==> flow/design.v <==
module adc_mul                   
(
    input  logic         clk_i,                                                
    input  logic         rst_i,                                                
    input  logic [11:0]  x_i,                                                  
    input  logic [11:0]  y_i,                                                  
    input  logic [11:0]  z_i,                                                  
    output logic [11:0]  fp_o                                                  
); 
    logic [31:0]    x_fp;                                                        
    logic [31:0]    y_fp;                                                        
    logic [31:0]    z_fp;                                                        
    logic [31:0]    mul_o_fp;                                                    
    logic [31:0]    div_o_fp;                                                    
    logic [31:0]    x_ffp;                                                       
    fixed_to_float converter1 (	
								.clk_i	    (clk_i) ,
								.rst_i	    (rst_i) ,
                                .fixed_in   (x_i)  ,
                                .float_out  (x_fp)  
                               );    
    fixed_to_float converter2 (
	 							.clk_i	    (clk_i) ,
								.rst_i	    (rst_i) ,
                                .fixed_in   (y_i)   ,
                                .float_out  (y_fp)  
                              );
    fixed_to_float converter3 (
	 							.clk_i      (clk_i) ,
								.rst_i		(rst_i) ,
                                .fixed_in   (z_i)   ,
                                .float_out  (z_fp)  
                              );
    qdiv_f div1 (
		.clk_i		    (clk_i)		    ,
		.rst_i			(rst_i)		    ,
        .a_i            (y_fp)          ,
        .b_i            (z_fp)          ,
        .result_o       (div_o_fp)
    );
    always_ff @( posedge clk_i or posedge rst_i ) begin 
        if(rst_i)begin
            x_ffp <= '0;
        end
        else  begin
            x_ffp <= x_fp;
        end
    end    
    qmul_f mul1 (
		.clk_i 	    	(clk_i)			,
		.rst_i   		(rst_i)		    ,
        .a_i            (x_ffp)         ,
        .b_i            (div_o_fp)      ,
        .result_o       (mul_o_fp)
    );
    float_to_fixed converter4 (	
								.clk_i 		    (clk_i)		     ,
								.rst_i			(rst_i)			 ,
                                .float_input    (mul_o_fp)       ,
                                .fixed_out      (fp_o)
                              );
endmodule
module fixed_to_float ( 
                            input  logic        clk_i       ,
                            input  logic        rst_i       ,
                            input  logic [11:0] fixed_in    ,                                    
                            output logic [31:0] float_out                                        
                      );
    logic [7:0]  exponent;                                                                       
    logic [22:0] mantissa;                                                                       
    logic [11:0] temp_fixed;                                                                     
    logic [4:0]  leading_zeros;                                                                  
    always_comb begin
        temp_fixed = 12'b0;         
        leading_zeros = 5'b0;
        exponent = 8'b0;
        mantissa = 23'b0;
        if (fixed_in == 12'b0) begin
            leading_zeros = 5'd12;                                                                 
        end else begin
    if (fixed_in[11:6] != 6'b000000) begin
        if (fixed_in[11:9] != 3'b000)
            leading_zeros = (fixed_in[11]) ? 5'd0 : (fixed_in[10]) ? 5'd1 : 5'd2;
        else
            leading_zeros = (fixed_in[8]) ? 5'd3 : (fixed_in[7]) ? 5'd4 : 5'd5;
    end else begin
        if (fixed_in[5:3] != 3'b000)
            leading_zeros = (fixed_in[5]) ? 5'd6 : (fixed_in[4]) ? 5'd7 : 5'd8;
        else
            leading_zeros = (fixed_in[2]) ? 5'd9 : (fixed_in[1]) ? 5'd10 : 5'd11;
    end
        end
        if (fixed_in != 0) begin
            exponent = 8'd127 + (5'd11 - leading_zeros);
            temp_fixed = fixed_in << leading_zeros;                                            
            mantissa = temp_fixed[10:0] << 23'd12;    
        end
    end
    always_ff @( posedge clk_i or posedge rst_i ) begin 
        if  (rst_i) begin
            float_out <= 32'b0;
        end
        else  begin
            float_out <=  {1'b0, exponent, mantissa};                                                   
        end
    end
endmodule
 module qdiv_f #(
    parameter I = 9,
    parameter F = 23,
    parameter bias = 8'd127
)
(
    input  logic             clk_i,
    input  logic             rst_i,
    input  logic [(I+F-1):0] a_i,                                                
    input  logic [(I+F-1):0] b_i,                                                
    output logic [(I+F-1):0] result_o                                            
);
    logic                 sign_a;
    logic   [(I-2):0]     exp_a;
    logic   [(F-1):0]     mant_a;
    logic   [F:0]         mant_a_extended;
    logic                 sign_b;
    logic   [(I-2):0]     exp_b;
    logic   [(F-1):0]     mant_b;
    logic   [F:0]         mant_b_extended;
    logic                 result_sign;
    logic   [(I-2):0]     exp_diff;
    logic   [(2*F)+1:0]   mant_quotient;                                         
    logic   [(F-1):0]     result_mant;
    logic   [(I-2):0]     result_exp;
    logic   [(I+F-1):0]   result;
    logic   [(I+F-1):0] zero_result, infinity_result, NaN;
    assign zero_result     = {result_sign, 31'b0};                               
    assign infinity_result = {result_sign, 8'b11111111, 23'b0};                  
    assign NaN             = 32'h7FC00000;                                       
    assign sign_a          = a_i[(I+F-1)];
    assign exp_a           = a_i[(I+F-2):F];
    assign mant_a          = a_i[(F-1):0];
    assign mant_a_extended = (exp_a == 0) ? {1'b0, mant_a} : {1'b1, mant_a};
    assign sign_b          = b_i[(I+F-1)];
    assign exp_b           = b_i[(I+F-2):F];
    assign mant_b          = b_i[(F-1):0];
    assign mant_b_extended = (exp_b == 0) ? {1'b0, mant_b} : {1'b1, mant_b};
    assign result_sign = sign_a ^ sign_b;
    always_comb begin
        exp_diff = '0;
        mant_quotient = '0;                                        
        result_mant = '0;
        result_exp = '0;
        if (exp_a == 0 && mant_a == 0 && exp_b == 0 && mant_b == 0) begin
            result = NaN;
        end else if (exp_a == 0 && mant_a == 0) begin
            result = zero_result;
        end else if (exp_b == 0 && mant_b == 0) begin
            result = infinity_result;
        end else if (exp_a == 8'b11111111 || exp_b == 8'b11111111) begin
            if (exp_a == 8'b11111111 && exp_b == 8'b11111111) begin
                result = NaN;                                                    
            end else begin
                result = infinity_result;                                        
            end
        end else begin
            exp_diff = exp_a - exp_b + bias;
            mant_quotient = {mant_a_extended, {(F+1){1'b0}}} / mant_b_extended;    
            if (mant_quotient[F+1]) begin
                result_mant = mant_quotient[F:1];                                
                result_exp = exp_diff;                                           
            end else begin
                result_mant = mant_quotient[F-1:0];                              
                result_exp = exp_diff - 8'd1;                                    
            end
            if (result_exp >= 8'b11111111) begin         
                result = infinity_result;                                        
            end else if (result_exp <= 0) begin     
                result = zero_result;                                            
            end else begin
                result = {result_sign, result_exp, result_mant};                 
            end
        end
    end
    always_ff @( posedge clk_i or posedge rst_i ) begin 
        if (rst_i) begin
            result_o    <=   '0;            
        end
        else begin
            result_o    <=   result;
        end
    end
endmodule
module qmul_f #(
    parameter I     = 9,                                                                                            
    parameter F     = 23,                                                                                           
    parameter bias  = 8'd127                                                                                           
)(
    input  logic             clk_i,                                                                                 
    input  logic             rst_i,
    input  logic [(I+F-1):0] a_i,                                                                                   
    input  logic [(I+F-1):0] b_i,                                                                                   
    output logic [(I+F-1):0] result_o                                                                               
);
    logic sign_a;
    logic [(I-2):0] exp_a;
    logic [(F-1):0] mant_a;
    logic [F:0]     mant_a_extended;
    logic sign_b;
    logic [(I-2):0] exp_b;
    logic [(F-1):0] mant_b;
    logic [F:0]     mant_b_extended;
    logic               result_sign;
    logic [(I-2):0]     exp_sum;                                                                                     
    logic [(F*2)+1:0]   mant_product;                                                                                
    logic [(F-1):0]     result_mant;
    logic [(I-2):0]     result_exp;
    logic [(I+F-1):0]   result;
    logic [(I+F-1):0] zero_result, infinity_result, NaN;
    assign zero_result     = {1'b0, {(I+F-1){1'b0}}};                                                                
    assign infinity_result = {1'b0, 8'b11111111, {F{1'b0}}};                                                        
    assign NaN             = {1'b0, 8'b11111111, 23'b10000000};                                                      
    assign sign_a          = a_i[(I+F-1)];
    assign exp_a           = a_i[(I+F-2):F];
    assign mant_a          = a_i[(F-1):0];
    assign mant_a_extended = (exp_a == 0) ? {1'b0, mant_a} : {1'b1, mant_a};                                         
    assign sign_b          = b_i[(I+F-1)];
    assign exp_b           = b_i[(I+F-2):F];
    assign mant_b          = b_i[(F-1):0];
    assign mant_b_extended = (exp_b == 0) ? {1'b0, mant_b} : {1'b1, mant_b};                                         
    assign result_sign = sign_a ^ sign_b;
    always_comb begin
        exp_sum = '0;
        mant_product = '0;
        result_mant = '0;
        result_exp = '0;
        if ((exp_a == 0 && mant_a == 0) || (exp_b == 0 && mant_b == 0)) begin
            result = zero_result;                                                                                    
        end 
        else if ((exp_a == 8'b11111111 && mant_a == 0) || (exp_b == 8'b11111111 && mant_b == 0)) begin
            result = infinity_result;                                                                                
        end 
        else if ((exp_a == 8'b11111111 && mant_a != 0) || (exp_b == 8'b11111111 && mant_b != 0)) begin
            result = NaN;                                                                                            
        end 
        else begin
            exp_sum = exp_a + exp_b - bias;
            mant_product = mant_a_extended * mant_b_extended;
            if (mant_product[(2*F) + 1]) begin
                result_mant = mant_product[(2*F):(F+1)];                                                               
                result_exp = exp_sum + 8'd1;                                                                            
            end 
            else begin
                result_mant = mant_product[(2*F)-1:F];                                                               
                result_exp = exp_sum;                                                                                
            end
            if (result_exp >= 8'b11111111) begin
                result = infinity_result;                                                                            
            end 
            else if (result_exp <= 0) begin
                result = zero_result;                                                                                
            end 
            else begin
                result = {result_sign, result_exp, result_mant};                                                     
            end
        end
    end
    always_ff @( posedge clk_i or posedge rst_i ) begin
        if (rst_i) 
            result_o    <=   '0;
        else
            result_o    <=   result;
    end 
endmodule
module float_to_fixed
(
    input   logic        clk_i,
    input   logic        rst_i,
    input   logic [31:0] float_input,                                                                         
    output  logic [11:0] fixed_out                                                                            
);
    logic        sign;
    logic [7:0]  exponent;
    logic [23:0] mantissa;
    logic [23:0] temp_fixed;                                                                                  
    logic [7:0]  exponent_bias;                                                                               
    logic [8:0]  actual_exponent;
    logic [11:0] fixed_output;
    always_comb begin
        actual_exponent = 9'b0;
        exponent_bias = 8'd127;
        sign        = float_input[31];                                                                      
        exponent    = float_input[30:23];
        mantissa    = {1'b1, float_input[22:0]};                                                              
        temp_fixed  = 24'b0;
        if (exponent < exponent_bias) begin
            fixed_output = 12'b0;
        end else if (exponent == 8'hFF) begin
            fixed_output = (float_input[22:0] == 23'b0) ? 12'b111111111111 : 12'b000000000000;                        
        end else begin
            actual_exponent = exponent - exponent_bias;
            if (actual_exponent < 0 && sign == 1'b1 ) begin                                                                   
                fixed_output = 12'b0;                                                                        
            end else if (actual_exponent >= 12) begin                                                        
                fixed_output    = 12'b111111111111;                                                             
            end else begin                                                                                   
                temp_fixed = mantissa >> (9'd23 - actual_exponent);                                          
                fixed_output = temp_fixed[11:0];                                                             
            end
        end
    end
    always_ff @( posedge clk_i or posedge rst_i ) begin
        if (rst_i) begin
            fixed_out     <=   12'b0;
        end
        else begin
            fixed_out     <=   fixed_output;
        end        
    end
endmodule
* Step by step through the tools: adc_mul
The steps from the RTL of adc_mul to its reports follow in flow order.
Line numbers count from 1 in the design file above.
Cell names lack the library's common part.
A cell with -- has no value.
- Design top :: adc_mul
- Clock input :: clk_i
- Standard-cell library :: sky130hd
- Timing corner :: tt_025C_1v80

* After elaboration
Counts by Yosys on the flattened word-level netlist (proc, flatten, opt, wreduce; memories kept). Register bits leave out memories and registers merged into their read ports (data or address); mux counts leave out enables and synchronous resets folded into registers. Print and check cells are left out. Cells with the same type and inputs are merged into one.
- Bits in registers :: 200
- Latch bits :: 0
- Bits in writable memories :: 0
- Bits in read-only memories :: 0
- Clocked read ports x word width :: 0
- Memories kept :: 0
- Bits of input ports :: 38
- Output and inout port bits :: 12
- Add/sub/neg operators :: 14
- Multipliers :: 1
- Divide/modulo/power cells :: 1
- Order comparisons :: 7
- Equality and inequality tests :: 5
- Shift-type cells :: 4
- Muxes and demuxes :: 74
- Bitwise operators :: 0
- Reductions and logical operators :: 42
** Operators with widths (number)
- 24-bit by 24-bit multiplier with 48-bit output :: 1
- 48-bit by 24-bit divider with 48-bit output :: 1
- 32-bit two-way mux :: 10
- 23-bit two-way mux :: 6
- 5-bit two-way mux :: 24
- 23-bit zero test :: 5
- 8-bit two-way mux :: 12
- 24-bit two-way mux :: 4
- 12-bit two-way mux :: 5
- 23-bit nonzero test :: 2
- 8-bit equality test (second input constant) :: 5
- 12-bit by 5-bit left shift with 11-bit output :: 3
- 12-bit zero test :: 3
- 12-bit nonzero test :: 3
- 8-bit zero test :: 4
- 31-bit two-way mux :: 1
- 24-bit by 9-bit >> shifter with 12-bit output :: 1
- 7-bit by 8-bit adder with 8-bit output (first input constant) :: 3
- 3-bit nonzero test :: 6
- 4-bit by 5-bit subtractor with 6-bit output (first input constant) :: 3
- 6-bit nonzero test :: 3
- 8-bit by 1-bit less-or-equal comparator with 1-bit output (second input constant) :: 2
- 8-bit greater-or-equal comparator (second input constant) :: 2
- 1-bit logical AND :: 12
- 4-bit two-way mux :: 3
- 5-bit by 9-bit subtractor with 9-bit output (first input constant) :: 1
- 8-bit by 7-bit subtractor with 9-bit output (second input constant) :: 1
- 9-bit by 1-bit less-than comparator with 1-bit output (second input constant) :: 1
Not listed: further kinds 11, cells in them 21.

* Logic depth
Depth = most cells in a row (Yosys ltp): at word level without a register or memory, in the mapped netlist without a sequential cell, where the memories' decode and read muxes count.
- Depth after elaboration :: 15
- ABC_AREA :: 0
- Mapped depth :: 575
- Depth with buffers taken out :: 520

* Netlist
Yosys stat after the flow's synthesis: flattened, memories mapped to cells. It holds for the ABC_AREA given above (unset counts as 0); a run with the other value may have another netlist.
Totals and module areas in this step are rounded.
** Cells by type
- ha_1 :: number 542, total area 6.78E+03 um2
- fa_1 :: number 223, total area 4.46E+03 um2
- dfrtp_1 :: number 146, total area 3.65E+03 um2
- nor2_1 :: number 592, total area 2.22E+03 um2
- nand2_1 :: number 567, total area 2.13E+03 um2
- a21oi_1 :: number 410, total area 2.05E+03 um2
- xnor2_1 :: number 211, total area 1.85E+03 um2
- o21ai_0 :: number 309, total area 1.55E+03 um2
- inv_1 :: number 401, total area 1.51E+03 um2
- o21a_1 :: number 177, total area 1.33E+03 um2
- a21o_1 :: number 166, total area 1.25E+03 um2
- nor3_1 :: number 230, total area 1.15E+03 um2
- xor2_1 :: number 126, total area 1.1E+03 um2
- and2_1 :: number 172, total area 1.08E+03 um2
- mux2i_1 :: number 100, total area 1000.96 um2
- nand3_1 :: number 183, total area 915.878 um2
- mux2_2 :: number 79, total area 889.603 um2
- nand2b_1 :: number 97, total area 606.832 um2
Other cell types: 168; their cells: 1734.
- Mapped cells :: 6465
- Cell area after synthesis :: 49700 um2
- Flip-flop cells :: 146
- Buffer cells :: 235
The figures by module come from a second, unflattened synthesis with its own total; it is not the netlist above.
- Cells (unflattened synthesis) :: 11989
- Area (unflattened synthesis) :: 87700 um2
Rows give one instance, submodules left out.
** By module
- qdiv_f :: times used 1, cells 8962, area 60400 um2, sequential area 801 um2
- qmul_f :: times used 1, cells 2331, area 20400 um2, sequential area 801 um2
- fixed_to_float :: times used 3, cells 149, area 1340 um2, sequential area 450 um2
- float_to_fixed :: times used 1, cells 216, area 2100 um2, sequential area 300 um2
- adc_mul :: times used 1, cells 33, area 805 um2, sequential area 801 um2

* Worst setup path after synthesis
Path of least setup slack by OpenSTA after synthesis, without wires, with an ideal clock, recovery checks aside; 20% of the period is set as input and as output delay. Where synthesis merged equal registers, the netlist keeps one of their names.
- Path kind :: flip-flop to flip-flop
- From :: register converter3.float_out[12]
- To :: register div1.result_o[0]
- Clock period :: 95000 ps
- Launch time at the first pin :: 0 ps
- Arrival time :: 100466 ps
- Path slack :: -5589 ps
- Path delay :: 100590 ps
- Stages :: 552
- Period reached after synthesis :: 100589 ps
"path delay" = arrival - input delay + setup time.
"stages": output pins that drive a net of the path, with the launching flip-flop's if there is one; two outputs of one cell count as two.
"period reached after synthesis" = period - worst setup slack (recovery checks aside). The figure is calculated, with input and output delays left at 20% of the set period.
Between the ends stands the longest chain of elaborated cells between them, by number of cells; it is not shown to be the way that was timed. Of several equally long chains one is given.
A line is the first line of the expression or statement that the cell stems from. Yosys adds cells for indexed reads and writes and turns some case tables into memories.
- Path through :: dfrtp_1 > clkbuf_1 > clkinv_1 > clkbuf_1 > clkbuf_1 > clkbuf_1 > ha_1 > a21oi_1 > ha_1 > o21a_1 > a211oi_1 > o22a_1 > ha_1 > a21oi_1 > a21oi_1 > nand2_1 > mux2_2 > ha_1 > [... 516 more ...] > o21ai_0 > or2b_2 > nor2_1 > and3_4 > nand4_1 > buf_6 > mux2_1 > ha_1 > a21o_1 > a21o_1 > a211oi_1 > o21ai_0 > nor4_1 > nand3_1 > nor4_1 > o2111ai_1 > a2111o_1 > o31a_1
- Cells in the longest elaborated chain :: 14
- Elaborated cells on any way between the ends :: 19
- Those cells by class :: 1 x div; 2 x compare; 13 x mux; 3 x reduce/logical
** Ends and longest elaborated chain, after synthesis
- from (decl) :: line 67 : output logic [31:0] float_out
- from (assign) :: line 101 : float_out <= 32'b0;
- from (assign) :: line 104 : float_out <=  {1'b0, exponent, mantissa};
- 24-bit two-way mux :: line 145 : assign mant_b_extended = (exp_b == 0) ? {1'b0, mant_b} : {1'b1, mant_b};
- 48-bit by 24-bit divider with 48-bit output :: line 166 : mant_quotient = {mant_a_extended, {(F+1){1'b0}}} / mant_b_extended;
- 8-bit two-way mux :: line 167 : if (mant_quotient[F+1]) begin
- 8-bit two-way mux :: line 158 : end else if (exp_a == 8'b11111111 || exp_b == 8'b11111111) begin
- 8-bit two-way mux :: line 156 : end else if (exp_b == 0 && mant_b == 0) begin
- 8-bit two-way mux :: line 154 : end else if (exp_a == 0 && mant_a == 0) begin
- 8-bit two-way mux :: line 152 : if (exp_a == 0 && mant_a == 0 && exp_b == 0 && mant_b == 0) begin
- 8-bit by 1-bit less-or-equal comparator with 1-bit output :: line 176 : end else if (result_exp <= 0) begin
- 31-bit two-way mux :: line 176
- 32-bit two-way mux :: line 174 : if (result_exp >= 8'b11111111) begin
- 32-bit two-way mux :: line 158
- 32-bit two-way mux :: line 156
- 32-bit two-way mux :: line 154
- 32-bit two-way mux :: line 152
- to (assign) :: line 185 : result_o    <=   '0;
- to (assign) :: line 188 : result_o    <=   result;
- to (decl) :: line 118 : output logic [(I+F-1):0] result_o

* Timing after layout
Path of least setup slack in the final report of flow run A (OpenROAD, finished layout, wires in). Where an end is a register, its clock arrival counts in the times.
The path's times are printed in steps of 10 ps; the period is the one set.
- Path kind :: flip-flop to flip-flop
- From :: register converter3.float_out[21]
- To :: register div1.result_o[0]
- Clock period :: 125000 ps
- Launch time at the first pin :: 450 ps
- Arrival time :: 110870 ps
- Path slack :: 14470 ps
- Stages :: 506
Between the ends stands the longest chain of elaborated cells between them, by number of cells; it is not shown to be the way that was timed. Of several equally long chains one is given.
- Path through :: dfrtp_1 > or4_4 > nor3_4 > nand2_1 > nor2_1 > a21oi_1 > ha_1 > o21a_1 > nor2_1 > o31ai_1 > nand2_1 > ha_1 > o211ai_1 > a21oi_1 > nand2_1 > mux2_2 > ha_1 > or3_1 > [... 470 more ...] > o21a_1 > o21ai_0 > or2b_2 > nor2_1 > and3_4 > nand4_1 > mux2_1 > ha_1 > a21o_1 > a21o_1 > a211oi_1 > o21ai_0 > nor4_1 > nand3_1 > nor4_1 > o2111ai_1 > a2111o_1 > o31a_1
- Cells in the longest elaborated chain :: 14
- Elaborated cells on any way between the ends :: 19
- Those cells by class :: 1 x div; 2 x compare; 13 x mux; 3 x reduce/logical
** Ends and longest elaborated chain, post-layout
- from (decl) :: line 67 : output logic [31:0] float_out
- from (assign) :: line 101 : float_out <= 32'b0;
- from (assign) :: line 104 : float_out <=  {1'b0, exponent, mantissa};
- 24-bit two-way mux :: line 145 : assign mant_b_extended = (exp_b == 0) ? {1'b0, mant_b} : {1'b1, mant_b};
- 48-bit by 24-bit divider with 48-bit output :: line 166 : mant_quotient = {mant_a_extended, {(F+1){1'b0}}} / mant_b_extended;
- 8-bit two-way mux :: line 167 : if (mant_quotient[F+1]) begin
- 8-bit two-way mux :: line 158 : end else if (exp_a == 8'b11111111 || exp_b == 8'b11111111) begin
- 8-bit two-way mux :: line 156 : end else if (exp_b == 0 && mant_b == 0) begin
- 8-bit two-way mux :: line 154 : end else if (exp_a == 0 && mant_a == 0) begin
- 8-bit two-way mux :: line 152 : if (exp_a == 0 && mant_a == 0 && exp_b == 0 && mant_b == 0) begin
- 8-bit by 1-bit less-or-equal comparator with 1-bit output :: line 176 : end else if (result_exp <= 0) begin
- 31-bit two-way mux :: line 176
- 32-bit two-way mux :: line 174 : if (result_exp >= 8'b11111111) begin
- 32-bit two-way mux :: line 158
- 32-bit two-way mux :: line 156
- 32-bit two-way mux :: line 154
- 32-bit two-way mux :: line 152
- to (assign) :: line 185 : result_o    <=   '0;
- to (assign) :: line 188 : result_o    <=   result;
- to (decl) :: line 118 : output logic [(I+F-1):0] result_o

FLOW RESULTS
============

Measured data: module adc_mul, platform sky130hd, 3 stored runs of the flow under differing settings, order arbitrary. Input and output delays are each 20% of the period that was set; the output load is 0.01 pF.
"achieved clock period" means the clock period less the worst setup slack. The figure is calculated, with input and output delays left at 20% of the set period.
"time used up by the worst setup path" means the part of the period allowed to the worst setup path (the constraints hold back 20% at inputs and 20% at outputs) less its slack; where the path has registers, the arrival times of their clocks count too.
"time used up by the worst setup path" is known to 10 ps.
Values from the reports are rounded here.

* Flow run A
** Files
==> flow/run.sh <==
#!/bin/bash
# the make line also repeats the synthesis and layout settings of config.mk as NAME=value (left out here)
make -C /OpenROAD-flow-scripts/flow DESIGN_CONFIG=/design/flow/config.mk WORK_HOME=/design/flow/orfs CLKGATE_MAP_FILE= finish
==> flow/config.mk <==
export PLATFORM = sky130hd
export DESIGN_NAME = adc_mul
export DESIGN_NICKNAME = adc_mul
export VERILOG_FILES = /design/flow/design.v
export SDC_FILE = /design/flow/constraint.sdc
export NUM_CORES = 4
export LEC_CHECK = 0
export CAP_MARGIN = 20
export CORE_MARGIN = 2
export CORE_UTILIZATION = 40
export SLEW_MARGIN = 20
==> flow/constraint.sdc <==
create_clock -name core_clock -period 125.0 [get_ports {clk_i}]
set_input_delay 25.0000 -clock core_clock [delete_from_list [all_inputs] [get_ports {clk_i}]]
set_output_delay 25.0000 -clock core_clock [all_outputs]
set_load 0.01 [all_outputs]
** Results
- Area of the synthesized netlist :: 49700 um2
- Achieved clock period :: 110535 ps
- Time used up by the worst setup path :: 110530 ps
- Critical path type :: flip-flop to flip-flop
- Worst slack on setup checks :: 14500 ps
- Area of the die :: 127000 um2
- Standard-cell area after layout :: 51900 um2
- Worst hold slack in the final report :: 348 ps
- Post-layout utilization :: 42.1 %
- Sum of negative setup slack :: 0 ps

* Flow run B
** Files
==> flow/run.sh <==
#!/bin/bash
# the make line also repeats the synthesis and layout settings of config.mk as NAME=value (left out here)
make -C /OpenROAD-flow-scripts/flow DESIGN_CONFIG=/design/flow/config.mk WORK_HOME=/design/flow/orfs CLKGATE_MAP_FILE= finish
==> flow/config.mk <==
export PLATFORM = sky130hd
export DESIGN_NAME = adc_mul
export DESIGN_NICKNAME = adc_mul
export VERILOG_FILES = /design/flow/design.v
export SDC_FILE = /design/flow/constraint.sdc
export NUM_CORES = 4
export LEC_CHECK = 0
export CAP_MARGIN = 20
export CELL_PAD_IN_SITES_DETAIL_PLACEMENT = 1
export CORE_ASPECT_RATIO = 1.48
export CORE_MARGIN = 2
export CORE_UTILIZATION = 18
export GPL_TIMING_DRIVEN = 0
export PLACE_DENSITY_LB_ADDON = 0.06
export SETUP_SLACK_MARGIN = -2.0
export SLEW_MARGIN = 0
==> flow/constraint.sdc <==
create_clock -name core_clock -period 57.6 [get_ports {clk_i}]
set_input_delay 11.5200 -clock core_clock [delete_from_list [all_inputs] [get_ports {clk_i}]]
set_output_delay 11.5200 -clock core_clock [all_outputs]
set_load 0.01 [all_outputs]
** Results
- Area of the synthesized netlist :: 49700 um2
- Achieved clock period :: 101666 ps
- Time used up by the worst setup path :: 101670 ps
- Critical path type :: flip-flop to flip-flop
- Worst slack on setup checks :: -44100 ps
- Area of the die :: 280000 um2
- Standard-cell area after layout :: 59100 um2
- Worst hold slack in the final report :: 344 ps
- Post-layout utilization :: 21.5 %
- Sum of negative setup slack :: -294000 ps

* Flow run C
** Files
==> flow/run.sh <==
#!/bin/bash
# the make line also repeats the synthesis and layout settings of config.mk as NAME=value (left out here)
make -C /OpenROAD-flow-scripts/flow DESIGN_CONFIG=/design/flow/config.mk WORK_HOME=/design/flow/orfs CLKGATE_MAP_FILE= finish
==> flow/config.mk <==
export PLATFORM = sky130hd
export DESIGN_NAME = adc_mul
export DESIGN_NICKNAME = adc_mul
export VERILOG_FILES = /design/flow/design.v
export SDC_FILE = /design/flow/constraint.sdc
export NUM_CORES = 4
export LEC_CHECK = 0
export CAP_MARGIN = 25
export CELL_PAD_IN_SITES_GLOBAL_PLACEMENT = 0
export CORE_MARGIN = 10
export CORE_UTILIZATION = 56
export CTS_CLUSTER_DIAMETER = 204
export GPL_ROUTABILITY_DRIVEN = 0
export GPL_TIMING_DRIVEN = 1
export PLACE_DENSITY = 0.64
export SLEW_MARGIN = 20
export TNS_END_PERCENT = 80
==> flow/constraint.sdc <==
create_clock -name core_clock -period 148.0 [get_ports {clk_i}]
set_input_delay 29.6000 -clock core_clock [delete_from_list [all_inputs] [get_ports {clk_i}]]
set_output_delay 29.6000 -clock core_clock [all_outputs]
set_load 0.01 [all_outputs]
** Results
- Area of the synthesized netlist :: 49700 um2
- Achieved clock period :: 109552 ps
- Time used up by the worst setup path :: 109550 ps
- Critical path type :: flip-flop to flip-flop
- Worst slack on setup checks :: 38400 ps
- Area of the die :: 101000 um2
- Standard-cell area after layout :: 51400 um2
- Worst hold slack in the final report :: 351 ps
- Post-layout utilization :: 58.2 %
- Sum of negative setup slack :: 0 ps
